==> flow/design.v <==
`timescale 1ns / 1ps
module rotr
    #(parameter BW = 64)
    (
        input [BW - 1:0] val,     
        input [5:0] n_1,          
        input [5:0] n_2,          
        output [BW - 1:0] out
    );
    assign out = ((val >> n_1) | (val << (BW - n_1))) ^ ((val >> n_2) | (val << (BW - n_2)));
endmodule
`timescale 1ns / 1ps
module round_counter (
    input clk,               
    input load,              
    input inc,               
    output reg [3:0] dout,   
    output reg done          
);
    always @(posedge clk) begin
        if (load) begin
            dout <= 0;        
            done <= 0;
        end
        else if (inc && !done) begin
            dout <= dout + 1;        
            if (dout == 4'd11)       
                done <= 1;
        end
    end
endmodule
`timescale 1ns / 1ps
module ascon_p_serial_multiround     
     #(parameter BW = 64) (
         input clk,
         input rstn,
         input en,                        
         input en_inc,                    
         input [2:0] slice_idx,           
         input [BW-1:0] slice_in,         
         output reg [BW-1:0] slice_out,   
         output done                      
     );
    reg [BW-1:0] state [0:4];
    wire [3:0] round;
    wire [BW*5 - 1:0] next_state_w;
    always @(posedge clk or negedge rstn) begin
        if (!rstn) begin
            state[0] <= 0; state[1] <= 0; state[2] <= 0;
            state[3] <= 0; state[4] <= 0;
        end else if (en) begin
            state[slice_idx] <= slice_in;
        end 
        else if (en_inc && !done) begin
            {state[0], state[1], state[2], state[3], state[4]} <= next_state_w;
        end
    end
    wire [BW-1:0] s_rc0, s_rc1, s_rc2, s_rc3, s_rc4;
    wire [BW-1:0] s_p1_0, s_p1_1, s_p1_2, s_p1_3, s_p1_4;
    wire [BW-1:0] t0, t1, t2, t3, t4;
    wire [BW-1:0] s_p2_0, s_p2_1, s_p2_2, s_p2_3, s_p2_4;
    wire [BW-1:0] s_sub_0, s_sub_1, s_sub_2, s_sub_3, s_sub_4;
    wire [BW-1:0] s_q0, s_q1, s_q2, s_q3, s_q4;
    wire [BW-1:0] s_ld_0, s_ld_1, s_ld_2, s_ld_3, s_ld_4;
    assign s_rc0 = state[0];
    assign s_rc1 = state[1];
    assign s_rc2 = state[2] ^ {{56'd0}, (8'd240 - 8'd15 * round)};  
    assign s_rc3 = state[3];
    assign s_rc4 = state[4];
    assign s_p1_0 = s_rc0 ^ s_rc4;
    assign s_p1_4 = s_rc4 ^ s_rc3;
    assign s_p1_2 = s_rc2 ^ s_rc1;
    assign s_p1_1 = s_rc1;
    assign s_p1_3 = s_rc3;
    assign t0 = (~s_p1_0) & s_p1_1;
    assign t1 = (~s_p1_1) & s_p1_2;
    assign t2 = (~s_p1_2) & s_p1_3;
    assign t3 = (~s_p1_3) & s_p1_4;
    assign t4 = (~s_p1_4) & s_p1_0;
    assign s_p2_0 = s_p1_0 ^ t1;
    assign s_p2_1 = s_p1_1 ^ t2;
    assign s_p2_2 = s_p1_2 ^ t3;
    assign s_p2_3 = s_p1_3 ^ t4;
    assign s_p2_4 = s_p1_4 ^ t0;
    assign s_sub_1 = s_p2_1 ^ s_p2_0;
    assign s_sub_0 = s_p2_0 ^ s_p2_4;
    assign s_sub_3 = s_p2_3 ^ s_p2_2;
    assign s_sub_2 = s_p2_2 ^ {BW{1'b1}};
    assign s_sub_4 = s_p2_4;
    assign s_ld_0 = s_sub_0 ^ s_q0;
    assign s_ld_1 = s_sub_1 ^ s_q1;
    assign s_ld_2 = s_sub_2 ^ s_q2;
    assign s_ld_3 = s_sub_3 ^ s_q3;
    assign s_ld_4 = s_sub_4 ^ s_q4;
    assign next_state_w = {s_ld_0, s_ld_1, s_ld_2, s_ld_3, s_ld_4};
    reg [BW-1:0] tmp_out;
    always @(*) begin
        case (slice_idx)
            3'd0: tmp_out = state[0];
            3'd1: tmp_out = state[1];
            3'd2: tmp_out = state[2];
            3'd3: tmp_out = state[3];
            3'd4: tmp_out = state[4];
            default: tmp_out = 0;
        endcase
    end
    always @(posedge clk or negedge rstn) begin
        if (!rstn)
            slice_out <= 'd0;
        else 
            slice_out <= tmp_out;
    end
    round_counter round_ctr (
        .clk(clk),
        .load(!rstn || en),    
        .inc(en_inc),
        .dout(round),
        .done(done)
    );
    rotr ROT0(.val(s_sub_0), .n_1(19), .n_2(28), .out(s_q0));
    rotr ROT1(.val(s_sub_1), .n_1(61), .n_2(39), .out(s_q1));
    rotr ROT2(.val(s_sub_2), .n_1(1),  .n_2(6),  .out(s_q2));
    rotr ROT3(.val(s_sub_3), .n_1(10), .n_2(17), .out(s_q3));
    rotr ROT4(.val(s_sub_4), .n_1(7),  .n_2(41), .out(s_q4));
endmodule
======== Step by step through the tools: ascon_p_serial_multiround ========
The steps from the RTL of ascon_p_serial_multiround to its reports follow in flow order.
Lines are those of the file above, counted from 1.
Cell names lack the library's common part.
A cell with - has no value.
inputs
  design top .............................. ascon_p_serial_multiround
  clock input ............................. clk
  library ................................. sky130hd
  library corner .......................... tt_025C_1v80

======== After elaboration ========
Yosys after proc, flatten, opt, wreduce and memory -nomap, before mapping. Print and check cells are not counted. Equal cells are merged and count once.
bit counts
  flip-flop bits (word level) ............. 389
  input port bits ......................... 71
  elaborated cells ........................ 92
operators by class
  $add $sub $neg .......................... 2
  multipliers ............................. 1
  equality and inequality tests ........... 10
  multiplexer cells ....................... 16
  bitwise gates (word level) .............. 43
  reduce/logical cells .................... 12
operators by type and width
  operator                                                          count
  64-bit bitwise XOR                                                21
  64-bit 2-to-1 mux                                                 15
  64-bit inverter                                                   6
  64-bit AND                                                        5
  64-bit parallel mux with 5-bit select                             1
  23-bit by 64-bit bitwise OR with 64-bit output                    1
  25-bit by 64-bit bitwise OR with 64-bit output                    1
  3-bit by 64-bit bitwise OR with 64-bit output                     1
  36-bit by 64-bit bitwise OR with 64-bit output                    1
  45-bit by 64-bit bitwise OR with 64-bit output                    1
  47-bit by 64-bit bitwise OR with 64-bit output                    1
  54-bit by 64-bit bitwise OR with 64-bit output                    1
  57-bit by 64-bit bitwise OR with 64-bit output                    1
  58-bit by 64-bit bitwise OR with 64-bit output                    1
  63-bit by 64-bit bitwise OR with 64-bit output                    1
  64-bit by 8-bit bitwise XOR with 64-bit output                    1
  4-bit by 4-bit multiplier with 8-bit output with constant A       1
  2-bit AND reduction                                               6
  2-bit by 1-bit inequality test with 1-bit output with constant B  5
  8-bit subtractor with constant A                                  1
  3-bit by 2-bit equality test with 1-bit output with constant B    2
  4-bit by 1-bit adder with 4-bit output with constant B            1
  4-bit equality test with constant B                               1
  3-bit by 1-bit equality test with 1-bit output with constant B    1
  3-bit equality test with constant B                               1
  3-bit logical NOT                                                 1
  1-bit logical NOT                                                 2
  2-bit nonzero test                                                1
Other operator kinds: 2; their cells: 2.

======== Depth ========
Longest topological path by Yosys (ltp), each cell counted once; first at word level (registers and memories cut), then after technology mapping (sequential cells cut; the memories' decode and read muxes count).
logic depth
  word-level depth ........................ 13
  ABC_AREA ................................ 1
  mapped depth ............................ 26

======== After synthesis ========
Yosys stat after the flow's synthesis: flattened, memories mapped to cells. It holds for the ABC_AREA given above (unset counts as 0); a run with the other value may have another netlist.
The area totals of this step are shown rounded.
cells by type
  type      count  area in all (um^2)
  dfrtp_1   384    9.61E+03
  nand2_1   1606   6.03E+03
  nand3_1   568    2.84E+03
  xor2_1    307    2.69E+03
  inv_1     588    2.21E+03
  ha_1      144    1.8E+03
  nor2_1    478    1.79E+03
  xnor2_1   183    1.6E+03
  o21ai_0   176    880.845
  a31oi_1   135    844.56
  xor2_2    44     715.686
  or2_2     103    644.368
  a21oi_1   117    585.562
  a22oi_1   76     570.547
  o21ai_1   97     485.466
  o22ai_1   64     400.384
  nand2_2   53     331.568
  clkbuf_1  78     292.781
Not listed: further types 29, cells in them 213.
synthesis totals
  standard cells after synthesis .......... 5414
  cell area after synthesis ............... 36000 um^2
  flip-flop cells ......................... 389
  buffer cells ............................ 140

======== Worst setup path after synthesis ========
Path of least setup slack by OpenSTA after synthesis, without wires, with an ideal clock, recovery checks aside; 20% of the period is set as input and as output delay. Where synthesis merged equal registers, the netlist keeps one of their names.
timing after synthesis
  path type ............................... flip-flop to flip-flop
  start point ............................. reg round_ctr.dout[2]
  end point ............................... reg state[3][59]
  period .................................. 4.2 ns
  setup time .............................. 0.127 ns
  time at the first pin ................... 0.000 ns
  arrival ................................. 3.857 ns
  data required time ...................... 4.073 ns
  setup slack ............................. 0.216 ns
  delay of the path ....................... 3.984 ns
  stages on the path ...................... 21
  buffers on the path ..................... 0
  synthesis period reached ................ 3.984 ns
"delay of the path" = arrival - input delay + setup time.
"stages on the path": output pins that drive a net of the path, with the launching flip-flop's if there is one; two outputs of one cell count as two.
"synthesis period reached" = period - worst setup slack (recovery checks aside). The figure is calculated, with input and output delays left at 20% of the set period.
Between the ends stands the longest chain of elaborated cells between them, by number of cells; it is not shown to be the way that was timed. Of several equally long chains one is given.
Each line given opens the expression or statement behind the cell; cells for indexed reads and writes are added by Yosys, which also makes memories of some case tables.
between the ends, after synthesis
  cells stage by stage .................... dfxtp_1 > inv_1 > fa_1 > fa_1 > inv_1 > ha_1 > inv_1 > ha_1 > a21oi_1 > nand2_1 > xor2_1 > inv_1 > ha_1 > xor2_1 > inv_1 > xor2_1 > nand2_1 > nand2_1 > nand2_1 > nand3_1 > a31oi_1
  length of the longest elaborated chain .. 11
  elaborated cells on any way between the ends .. 11
  RTL lines with such cells ............... 8
RTL lines, path after synthesis
  what                                            line  RTL
  start: declaration                              17    output reg [3:0] dout,
  start: assignment                               22    dout <= 0;
  start: assignment                               26    dout <= dout + 1;
  4-bit by 4-bit multiplier with 8-bit output     67    assign s_rc2 = state[2] ^ {{56'd0}, (8'd240 - 8'd15 * round)};
  8-bit subtractor                                67
  64-bit by 8-bit bitwise XOR with 64-bit output  67
  64-bit bitwise XOR                              72    assign s_p1_2 = s_rc2 ^ s_rc1;
  64-bit bitwise XOR                              82    assign s_p2_2 = s_p1_2 ^ t3;
  64-bit bitwise XOR                              87    assign s_sub_3 = s_p2_3 ^ s_p2_2;
  54-bit by 64-bit bitwise OR with 64-bit output  10    assign out = ((val >> n_1) | (val << (BW - n_1))) ^ ((val >> n_2) | (val << (BW - n_2)));
  64-bit bitwise XOR                              10
  64-bit bitwise XOR                              93    assign s_ld_3 = s_sub_3 ^ s_q3;
  64-bit 2-to-1 mux                               54    else if (en_inc && !done) begin
  64-bit 2-to-1 mux                               51    end else if (en) begin
  end: assignment                                 50    state[3] <= 0; state[4] <= 0;
  end: assignment                                 52    state[slice_idx] <= slice_in;
  end: declaration                                44    reg [BW-1:0] state [0:4];

======== Worst path after layout ========
Path of least setup slack in the final report of run 1 (OpenROAD, finished layout, wires in). Where an end is a register, its clock arrival counts in the times.
timing post-layout
  path type ............................... flip-flop to flip-flop
  start point ............................. reg round_ctr.dout[3]
  end point ............................... reg state[3][53]
  period .................................. 4.49 ns
  setup time .............................. 0.11 ns
  time at the first pin ................... 0.67 ns
  arrival ................................. 4.76 ns
  data required time ...................... 5.06 ns
  setup slack ............................. 0.30 ns
  stages on the path ...................... 20
  buffers on the path ..................... 2
Between the ends stands the longest chain of elaborated cells between them, by number of cells; it is not shown to be the way that was timed. Of several equally long chains one is given.
between the ends, post-layout
  cells stage by stage .................... dfxtp_4 > buf_6 > fa_1 > inv_2 > ha_4 > inv_2 > ha_4 > fa_2 > a21oi_4 > o21bai_4 > nand2_2 > nand2_4 > ha_4 > xor2_4 > buf_12 > xor2_4 > xor2_4 > nand2_1 > nand3_2 > a21oi_2
  length of the longest elaborated chain .. 11
  elaborated cells on any way between the ends .. 11
  RTL lines with such cells ............... 8
RTL lines, path post-layout
  what                                            line  RTL
  start: declaration                              17    output reg [3:0] dout,
  start: assignment                               22    dout <= 0;
  start: assignment                               26    dout <= dout + 1;
  4-bit by 4-bit multiplier with 8-bit output     67    assign s_rc2 = state[2] ^ {{56'd0}, (8'd240 - 8'd15 * round)};
  8-bit subtractor                                67
  64-bit by 8-bit bitwise XOR with 64-bit output  67
  64-bit bitwise XOR                              72    assign s_p1_2 = s_rc2 ^ s_rc1;
  64-bit bitwise XOR                              82    assign s_p2_2 = s_p1_2 ^ t3;
  64-bit bitwise XOR                              87    assign s_sub_3 = s_p2_3 ^ s_p2_2;
  47-bit by 64-bit bitwise OR with 64-bit output  10    assign out = ((val >> n_1) | (val << (BW - n_1))) ^ ((val >> n_2) | (val << (BW - n_2)));
  64-bit bitwise XOR                              10
  64-bit bitwise XOR                              93    assign s_ld_3 = s_sub_3 ^ s_q3;
  64-bit 2-to-1 mux                               54    else if (en_inc && !done) begin
  64-bit 2-to-1 mux                               51    end else if (en) begin
  end: assignment                                 50    state[3] <= 0; state[4] <= 0;
  end: assignment                                 52    state[slice_idx] <= slice_in;
  end: declaration                                44    reg [BW-1:0] state [0:4];

Hand-over note for ascon_p_serial_multiround

Top module ascon_p_serial_multiround; platform sky130hd; tools Yosys and OpenROAD; 3 stored runs in no particular order. Input and output delays are each 20% of the period that was set; the output load is 0.01 pF.
By "reached clock period" is meant the clock period of the run minus its worst setup slack. This is arithmetic on one report: input and output delays are still those of the set period (20% each).
"time of the worst setup path": the worst setup path's part of the clock period (all of it between registers, 20% less for each end at a port) less its slack. A launch clock that arrives late makes it longer, a capture clock that arrives late makes it shorter.
Measured values are rounded.

---- run 1 ----
settings
  ABC_AREA = 1
  CAP_MARGIN = 10
  CELL_PAD_IN_SITES_DETAIL_PLACEMENT = 1
  CORE_MARGIN = 8
  CORE_UTILIZATION = 29
  CTS_CLUSTER_SIZE = 22
  GPL_TIMING_DRIVEN = 0
  MAX_ROUTING_LAYER = met4
  PLACE_DENSITY = 0.55
  SETUP_SLACK_MARGIN = 0.9
  period_ns = 4.49
  SLEW_MARGIN = 20
results
  die size ................................ 136000 um^2
  cell area after synthesis ............... 36000 um^2
  utilization after layout ................ 36.5%
  reached clock period .................... 4.189 ns
  time of the worst setup path ............ 4.19 ns
  critical path type ...................... flip-flop to flip-flop
  standard-cell area after layout ......... 45100 um^2
  final setup TNS ......................... 0.000 ns
  worst setup slack after layout .......... 0.301 ns

---- run 2 ----
settings
  ABC_AREA = 1
  CAP_MARGIN = 10
  CELL_PAD_IN_SITES_DETAIL_PLACEMENT = 1
  CELL_PAD_IN_SITES_GLOBAL_PLACEMENT = 3
  CORE_ASPECT_RATIO = 1.6
  CORE_MARGIN = 10
  CORE_UTILIZATION = 29
  CTS_CLUSTER_DIAMETER = 226
  CTS_CLUSTER_SIZE = 22
  GPL_ROUTABILITY_DRIVEN = 0
  GPL_TIMING_DRIVEN = 1
  HOLD_SLACK_MARGIN = -0.04
  MAX_ROUTING_LAYER = met4
  PLACE_DENSITY = 0.74
  SLEW_MARGIN = 30
  TNS_END_PERCENT = 5
  period_ns = 4.49
results
  die size ................................ 139000 um^2
  cell area after synthesis ............... 36000 um^2
  utilization after layout ................ 33.2%
  reached clock period .................... 4.176 ns
  time of the worst setup path ............ 4.18 ns
  critical path type ...................... flip-flop to flip-flop
  standard-cell area after layout ......... 41000 um^2
  final setup TNS ......................... 0.000 ns
  worst setup slack after layout .......... 0.314 ns

---- run 3 ----
settings
  CORE_MARGIN = 9
  CORE_UTILIZATION = 30
  CTS_CLUSTER_DIAMETER = 394
  CTS_CLUSTER_SIZE = 45
  GPL_ROUTABILITY_DRIVEN = 1
  HOLD_SLACK_MARGIN = 0.05
  MAX_ROUTING_LAYER = met5
  PLACE_DENSITY_LB_ADDON = 0.06
  SETUP_SLACK_MARGIN = 1.03
  TNS_END_PERCENT = 20
  period_ns = 6.33
  CAP_MARGIN = 20
  SLEW_MARGIN = 20
results
  die size ................................ 121000 um^2
  cell area after synthesis ............... 32600 um^2
  utilization after layout ................ 33.9%
  reached clock period .................... 4.865 ns
  time of the worst setup path ............ 4.87 ns
  critical path type ...................... flip-flop to flip-flop
  standard-cell area after layout ......... 36400 um^2
  final setup TNS ......................... 0.000 ns
  worst setup slack after layout .......... 1.46 ns

End of note.
